==> flow/design.v <==
module cordic_pipelined #(
    parameter MODE                    = 0,      
    parameter STAGES                  = 16,
    parameter CORDIC_WIDTH            = 16,
    parameter CORDIC_INTERNAL_WIDTH   = 20,
    parameter SFIXED_ZERO             = 32'd0,
    parameter SFIXED_PI               = 32'h3243F6A8,
    parameter SFIXED_PI_OVER_2        = 32'h1921FB54,
    parameter SFIXED_TWO_PI           = 32'h6487ED51
)(
    input  wire                                clk,
    input  wire                                rst,
    input  wire                                valid_in,
    input  wire  signed [CORDIC_WIDTH-1:0]      x_in,
    input  wire  signed [CORDIC_WIDTH-1:0]      y_in,
    input  wire  signed [CORDIC_INTERNAL_WIDTH-1:0] z_in,
    output reg                                 valid_out,
    output wire signed [CORDIC_WIDTH-1:0]      x_out,
    output wire signed [CORDIC_WIDTH-1:0]      y_out,
    output wire signed [CORDIC_WIDTH-1:0]      z_out
);
    wire signed [31:0] ANGLES [0:31];
    assign ANGLES[0]  = 32'h0000C90F;
    assign ANGLES[1]  = 32'h000076B1;
    assign ANGLES[2]  = 32'h00003EB6;
    assign ANGLES[3]  = 32'h00001FD5;
    assign ANGLES[4]  = 32'h00000FFA;
	 assign ANGLES[5]  = 32'h000007FF;
    assign ANGLES[6]  = 32'h000003FF;
    assign ANGLES[7]  = 32'h000001FF;
    assign ANGLES[8]  = 32'h000000FF;
    assign ANGLES[9]  = 32'h0000007F;
    assign ANGLES[10] = 32'h0000003F;
    assign ANGLES[11] = 32'h0000001F;
	  assign ANGLES[12] = 32'h0000000F;
    assign ANGLES[13] = 32'h00000007;
    assign ANGLES[14] = 32'h00000003;
    assign ANGLES[15] = 32'h00000001;
    assign ANGLES[16] = 32'h00000000;
    assign ANGLES[17] = 32'h00000000;
    assign ANGLES[18] = 32'h00000000;
	  assign ANGLES[19] = 32'h00000000;
    assign ANGLES[20] = 32'h00000000;
    assign ANGLES[21] = 32'h00000000;
    assign ANGLES[22] = 32'h00000000;
    assign ANGLES[23] = 32'h00000000;
    assign ANGLES[24] = 32'h00000000;
    assign ANGLES[25] = 32'h00000000;
    assign ANGLES[26] = 32'h00000000;
    assign ANGLES[27] = 32'h00000000;
	  assign ANGLES[28] = 32'h00000000;
    assign ANGLES[29] = 32'h00000000;
    assign ANGLES[30] = 32'h00000000;
    assign ANGLES[31] = 32'h00000000;
	  reg signed [CORDIC_INTERNAL_WIDTH-1:0] x_pipe [0:STAGES];
    reg signed [CORDIC_INTERNAL_WIDTH-1:0] y_pipe [0:STAGES];
    reg signed [CORDIC_INTERNAL_WIDTH-1:0] z_pipe [0:STAGES];
    reg [1:0]  quadrant_stages [0:STAGES];
    reg        valid_pipe      [0:STAGES];
    reg signed [CORDIC_INTERNAL_WIDTH-1:0] x_corrected,y_corrected,z_wrapped;
    localparam [31:0] PI_SH         = SFIXED_PI        >> 12;
    localparam [31:0] PI_OVER_2_SH  = SFIXED_PI_OVER_2 >> 12;
    localparam [31:0] TWO_PI_SH     = SFIXED_TWO_PI    >> 12;
    localparam signed [CORDIC_INTERNAL_WIDTH-1:0] Z_ZERO      = 0;
    localparam signed [CORDIC_INTERNAL_WIDTH-1:0] Z_PI        = PI_SH[CORDIC_INTERNAL_WIDTH-1:0];
    localparam signed [CORDIC_INTERNAL_WIDTH-1:0] Z_PI_OVER_2 = PI_OVER_2_SH[CORDIC_INTERNAL_WIDTH-1:0];
    localparam signed [CORDIC_INTERNAL_WIDTH-1:0] Z_TWO_PI    = TWO_PI_SH[CORDIC_INTERNAL_WIDTH-1:0];
    always @(posedge clk) begin
      if (rst) begin
         x_pipe[0] <= 0; y_pipe[0] <= 0; z_pipe[0] <= 0;
         quadrant_stages[0] <= 2'b00;
         valid_pipe[0] <= 0;
      end else begin
         z_wrapped = z_in;
         if (z_wrapped >  Z_PI)   z_wrapped =  z_wrapped-Z_TWO_PI;
         else if (z_wrapped <= -Z_PI) z_wrapped =  z_wrapped+Z_TWO_PI;
         if((z_wrapped>=Z_ZERO)&&(z_wrapped<=Z_PI_OVER_2)) begin
            quadrant_stages[0]<=2'b00;  z_pipe[0]<=z_wrapped;
         end
			else if((z_wrapped>Z_PI_OVER_2)&&((z_wrapped<=Z_PI)||(z_wrapped>= -Z_PI_OVER_2))) begin
            quadrant_stages[0]<=2'b01;  z_pipe[0]<=Z_PI-z_wrapped;
         end
         else if((z_wrapped<Z_ZERO)&&(z_wrapped>=-Z_PI_OVER_2)) begin
            quadrant_stages[0]<=2'b11;  z_pipe[0]<= -z_wrapped;
         end
			else begin
            quadrant_stages[0]<=2'b10;  z_pipe[0]<= -(Z_PI+z_wrapped);
         end
         x_pipe[0] <= {{(CORDIC_INTERNAL_WIDTH-CORDIC_WIDTH){x_in[CORDIC_WIDTH-1]}},x_in};
         y_pipe[0] <= {{(CORDIC_INTERNAL_WIDTH-CORDIC_WIDTH){y_in[CORDIC_WIDTH-1]}},y_in};
         valid_pipe[0] <= valid_in;
      end
   end
   genvar i;
   generate
      for (i=0; i<STAGES; i=i+1) begin : STAGES_GEN
         reg signed [CORDIC_INTERNAL_WIDTH-1:0] angle, dx, dy;
         reg sigma;
         always @(posedge clk) begin
           angle = ANGLES[i];
           sigma = (MODE==0) ? z_pipe[i][CORDIC_INTERNAL_WIDTH-1] : y_pipe[i][CORDIC_INTERNAL_WIDTH-1];
            dx    = (y_pipe[i] >>> i);
            dy    = (x_pipe[i] >>> i);
            if (sigma==0) begin
               x_pipe[i+1] <= x_pipe[i] - dx;
               y_pipe[i+1] <= y_pipe[i] + dy;
               z_pipe[i+1] <= z_pipe[i] - angle;
            end else begin
              x_pipe[i+1] <= x_pipe[i] + dx;
               y_pipe[i+1] <= y_pipe[i] - dy;
               z_pipe[i+1] <= z_pipe[i] + angle;
            end
            valid_pipe[i+1]      <= rst ? 1'b0 : valid_pipe[i];
            quadrant_stages[i+1] <= quadrant_stages[i];
         end
      end
   endgenerate
	 always @(posedge clk) begin
      case(quadrant_stages[STAGES])
         2'b00:  begin x_corrected <=  x_pipe[STAGES]; y_corrected <= y_pipe[STAGES]; end
         2'b11:  begin x_corrected <=  x_pipe[STAGES]; y_corrected <= -y_pipe[STAGES];end
         default:begin x_corrected <= -x_pipe[STAGES]; y_corrected <=  y_pipe[STAGES];end
      endcase
      valid_out <= rst ? 1'b0 : valid_pipe[STAGES];
   end
   assign x_out = x_corrected[CORDIC_WIDTH-1:0];
   assign y_out = y_corrected[CORDIC_WIDTH-1:0];
   assign z_out = z_pipe[STAGES][CORDIC_WIDTH-1:0];
endmodule
module cordic_oscillator #(
    parameter SFIXED_WIDTH = 32,            
    parameter CORDIC_WIDTH = 16,            
    parameter SFIXED_TWO_PI = 32'h6487ED51,          
    parameter SFIXED_ZERO   = 32'd0,
    parameter CORDIC_GAIN   = 16'h26DD           
	 )(
    input  wire                      clk,
    input  wire                      rst,
    input  wire                      ce,
    input  wire signed [SFIXED_WIDTH-1:0] tuning_word,
    output wire signed [CORDIC_WIDTH-1:0] sin_out,
    output wire signed [CORDIC_WIDTH-1:0] cos_out,
    output wire                      valid_out
);
    reg signed [SFIXED_WIDTH-1:0] phase_acc;
    reg signed [SFIXED_WIDTH-1:0] next_phase;
    localparam signed [SFIXED_WIDTH-1:0] TWO_PI_S = SFIXED_TWO_PI;
    always @(posedge clk) begin
        if (rst) begin
            phase_acc <= {SFIXED_WIDTH{1'b0}};
        end
		  else if (ce) begin
            next_phase = phase_acc + tuning_word;
            if (next_phase >= TWO_PI_S)
                phase_acc <= next_phase - TWO_PI_S;
            else if (next_phase < 0)
                phase_acc <= next_phase + TWO_PI_S;
            else
                phase_acc <= next_phase;
        end
    end
    wire signed [CORDIC_WIDTH-1:0] x_fixed  = CORDIC_GAIN;   
    wire signed [CORDIC_WIDTH-1:0] y_fixed  = {CORDIC_WIDTH{1'b0}};
    wire signed [CORDIC_WIDTH-1:0] x_out;
    wire signed [CORDIC_WIDTH-1:0] y_out;
    wire        valid_pipe;
	 cordic_pipelined cordic_inst (
        .clk       (clk),
        .rst       (rst),
        .x_in      (x_fixed),
        .y_in      (y_fixed),
        .z_in      (phase_acc[31:12]),
        .x_out     (x_out),
        .y_out     (y_out),
        .z_out     (),           
        .valid_in  (1'b1),
        .valid_out (valid_pipe)
    );
    assign sin_out   = y_out;
    assign cos_out   = x_out;
    assign valid_out = valid_pipe;
endmodule
; ---- From RTL to reports: cordic_oscillator
; The steps from the RTL of cordic_oscillator to its reports follow in flow order.
; Line numbers count from 1 in the design file above.
; Operators carry their Yosys type and port widths (W data, S select, Z words).
; Library cell names are shortened.
; A cell with - has no value.
[inputs]
top = cordic_oscillator
clock = clk
lib = sky130hd
lib_corner = tt_025C_1v80

; ---- Word-level counts
; Source: Yosys, flattened and elaborated. Widths are those after wreduce. Registers that Yosys merges into a memory's read port (data or address) are not register bits. Print and check cells do not count. Equal cells are merged and count once.
[op_classes]
n_mux = 60
compare = 10
n_reduce_logical = 8
equal = 1
add_sub_neg = 102
[ops]
columns = cell, n
row1 = $mux W20, 50
row2 = $mux W32, 2
row3 = $mux W16, 4
row4 = $add A20 B14 Y20, 3
row5 = $sub A20 B14 Y20, 3
row6 = $add A20 B10 Y20, 2
row7 = $sub A20 B10 Y20, 2
row8 = $add A20 B11 Y20, 2
row9 = $sub A20 B11 Y20, 2
row10 = $add A20 B12 Y20, 2
row11 = $sub A20 B12 Y20, 2
row12 = $add A20 B13 Y20, 2
row13 = $sub A20 B13 Y20, 2
row14 = $add A20 B15 Y20, 2
row15 = $sub A20 B15 Y20, 2
row16 = $add A20 B16 Y20, 2
row17 = $sub A20 B16 Y20, 2
row18 = $add A20 B17 Y20, 2
row19 = $sub A20 B17 Y20, 2
row20 = $add A20 B18 Y20, 2
row21 = $sub A20 B18 Y20, 2
row22 = $le A20 B19 Y1 const B, 2
row23 = $add A20 B6 Y20, 2
row24 = $sub A20 B6 Y20, 2
row25 = $add A20 B7 Y20, 2
row26 = $sub A20 B7 Y20, 2
row27 = $add A20 B8 Y20, 2
row28 = $sub A20 B8 Y20, 2
; Other operator kinds: 62; their cells: 73.
[bits]
wordCells = 269
inputBits = 35
reg_bits = 1076

; ---- Longest topological paths
; Depth = most cells in a row (Yosys ltp): at word level without a register or memory, in the mapped netlist without a sequential cell, where the memories' decode and read muxes count.
[depth]
word_depth = 9
ABC_AREA = 1
mapped_depth = 29
depth_no_buf = 27

; ---- Netlist
; The flow's flattened synthesis, as Yosys stat reports it; memories are mapped. The netlist is that of the ABC_AREA named above (0 if unset); the other value can give another one.
; Totals and module areas in this step are rounded.
[synth_totals]
area_um2 = 70160
seqArea_um2 = 20240
ff_cells = 1011
cells = 9263
[by_type]
columns = type, n, type_area_um2
row1 = dfxtp_1, 1011, 2.02E+04
row2 = ha_1, 914, 1.14E+04
row3 = xor2_1, 829, 7.26E+03
row4 = nand2_1, 1814, 6809.03
row5 = a21oi_1, 927, 4639.45
row6 = inv_1, 952, 3.57E+03
row7 = nor2_1, 752, 2.82E+03
row8 = xnor2_1, 304, 2.66E+03
row9 = nand3_1, 471, 2.36E+03
row10 = o21ai_0, 408, 2.04E+03
row11 = fa_1, 44, 880.845
row12 = nor3_1, 161, 805.773
row13 = nand4_1, 78, 487.968
row14 = a211oi_1, 62, 465.446
row15 = a31oi_1, 66, 412.896
row16 = o21bai_1, 43, 322.81
row17 = clkbuf_1, 66, 247.738
row18 = a21o_1, 32, 240.23
; Not listed: further types 44, cells in them 329.

; ---- Worst setup path after synthesis
; OpenSTA on the mapped netlist: ideal clock, no wires. The path of least setup slack (recovery checks aside). Input and output delay are each 20% of the period. Register names are those of the netlist, which keeps one name where synthesis merged equal registers.
[synth_timing]
path_kind = input port to flip-flop
startpoint = in (no name shown)
endpoint = reg phase_acc[19]
delay_ps = 2788
slack_ps = 1612
arrival_ps = 3779
required_ps = 5391
stages = 27
tclk_ps = 5500
path_buffers = 2
synth_period_reached_ps = 3888
; "delay_ps" = arrival - input delay + setup time.
; "stages" counts driving pins, that of a launching flip-flop among them; a cell with two outputs on the path counts twice.
; "synth_period_reached_ps" = period - worst setup slack (recovery checks aside). The figure is calculated, with input and output delays left at 20% of the set period.
; Between the ends stands the longest chain of elaborated cells between them, by number of cells; it is not shown to be the way that was timed. Of several equally long chains one is given.
; Each line given opens the expression or statement behind the cell; cells for indexed reads and writes are added by Yosys, which also makes memories of some case tables.
; A register here has more assigning lines than the two given.
[synth_between]
path_cell_list = ha_1 -> fa_1 -> nand2_1 -> nand2_1 -> o21ai_2 -> o21ai_2 -> or2_2 -> nand2_1 -> nor2_1 -> nand3_1 -> nand2_1 -> nand2_1 -> nand2_2 -> nand2_1 -> nand2_1 -> nand2_1 -> nand2_1 -> nand2_1 -> nand2_2 -> nand2_2 -> inv_2 -> buf_6 -> buf_6 -> nand2_1 -> nand3_1 -> nand2_1 -> inv_1
elab_chain_len = 4
cells_between = 7
[synth_lines]
columns = item, line
row1 = "start, declared", 140
row2 = $add A32 B32 Y32, 153
row3 = $add A32 B32 Y32, 157  ; phase_acc <= next_phase + TWO_PI_S;
row4 = $mux W32, 156  ; else if (next_phase < 0)
row5 = $mux W32, 154  ; if (next_phase >= TWO_PI_S)
row6 = "end, assigned", 155  ; phase_acc <= next_phase - TWO_PI_S;
row7 = "end, assigned", 157
row8 = "end, declared", 145  ; reg signed [SFIXED_WIDTH-1:0] phase_acc;

; ---- Timing after layout
; Path of least setup slack in the final report of entry B (OpenROAD, finished layout, wires in). Where an end is a register, its clock arrival counts in the times.
; The report prints the path's times to 10 ps; the period is as set.
[layout_timing]
path_kind = flip-flop to flip-flop
startpoint = reg cordic_inst.z_pipe[7][19]
endpoint = reg cordic_inst.x_pipe[8][19]
tclk_ps = 5500
arrival_ps = 5690
slack_ps = 410
required_ps = 6100
path_buffers = 2
stages = 20
[layout_between]
path_cell_list = dfxtp_1 -> clkbuf_2 -> clkinv_1 -> buf_2 -> o21ai_0 -> ha_1 -> nand3_1 -> nand2_1 -> a21o_1 -> a21oi_1 -> o21ai_0 -> a21oi_1 -> o21ai_0 -> nand3_1 -> nand2_1 -> nand3_1 -> nand2_1 -> nand3_1 -> nand2_1 -> xor2_1
cells_between = 1
[layout_lines]
columns = item, line
row1 = "start, declared", 57  ; reg signed [CORDIC_INTERNAL_WIDTH-1:0] z_pipe [0:STAGES];
row2 = "start, assigned", 107  ; z_pipe[i+1] <= z_pipe[i] - angle;
row3 = "start, assigned", 111  ; z_pipe[i+1] <= z_pipe[i] + angle;
row4 = "end, assigned", 105  ; x_pipe[i+1] <= x_pipe[i] - dx;
row5 = "end, assigned", 109  ; x_pipe[i+1] <= x_pipe[i] + dx;
row6 = "end, declared", 55  ; reg signed [CORDIC_INTERNAL_WIDTH-1:0] x_pipe [0:STAGES];
; No chain of elaborated cells between the ends is given.

; Settings and measured results of 5 stored flow runs for module cordic_oscillator (sky130hd), not sorted in any way. The constraints put input and output delay at 20% of the set period each and load the outputs with 0.01 pF.
; Measured values are rounded.

[entry A: settings]
ABC_AREA = 0
CELL_PAD_IN_SITES_DETAIL_PLACEMENT = 2
CELL_PAD_IN_SITES_GLOBAL_PLACEMENT = 3
CORE_UTILIZATION = 49
GPL_ROUTABILITY_DRIVEN = 1
GPL_TIMING_DRIVEN = 1
SLEW_MARGIN = 25
TNS_END_PERCENT = 95
period_ns = 3.46
CAP_MARGIN = 20
CORE_MARGIN = 2
[entry A: results]
outcome = unfinished; error GPL-0301 in placement

[entry B: settings]
ABC_AREA = 1
CELL_PAD_IN_SITES_GLOBAL_PLACEMENT = 3
CORE_ASPECT_RATIO = 1.69
CTS_CLUSTER_SIZE = 95
GPL_TIMING_DRIVEN = 0
SLEW_MARGIN = 10
period_ns = 5.5
CAP_MARGIN = 20
CORE_MARGIN = 2
CORE_UTILIZATION = 40
[entry B: results]
setup_worst_slack_ps = 406
worst_hold_slack_ps = 303
synthArea_um2 = 70160
util_pct = 44.8
die_um2 = 178900

[entry C: settings]
ABC_AREA = 0
CELL_PAD_IN_SITES_GLOBAL_PLACEMENT = 1
CORE_UTILIZATION = 49
GPL_ROUTABILITY_DRIVEN = 1
GPL_TIMING_DRIVEN = 1
TNS_END_PERCENT = 95
period_ns = 3.46
CAP_MARGIN = 20
CORE_MARGIN = 2
SLEW_MARGIN = 20
[entry C: results]
setup_worst_slack_ps = -259
worst_hold_slack_ps = 323
synthArea_um2 = 68640
util_pct = 67.1
die_um2 = 143100

[entry D: settings]
ABC_AREA = 1
CELL_PAD_IN_SITES_DETAIL_PLACEMENT = 2
CELL_PAD_IN_SITES_GLOBAL_PLACEMENT = 3
CORE_UTILIZATION = 49
GPL_ROUTABILITY_DRIVEN = 0
GPL_TIMING_DRIVEN = 1
HOLD_SLACK_MARGIN = -0.02
SLEW_MARGIN = 25
TNS_END_PERCENT = 95
period_ns = 3.46
CAP_MARGIN = 20
CORE_MARGIN = 2
[entry D: results]
outcome = unfinished; error GPL-0301 in placement

[entry E: settings]
SETUP_SLACK_MARGIN = -0.03
period_ns = 5.08
CAP_MARGIN = 20
CORE_MARGIN = 2
CORE_UTILIZATION = 40
SLEW_MARGIN = 20
[entry E: results]
setup_worst_slack_ps = 431
worst_hold_slack_ps = 321
synthArea_um2 = 68640
util_pct = 45.4
die_um2 = 174900
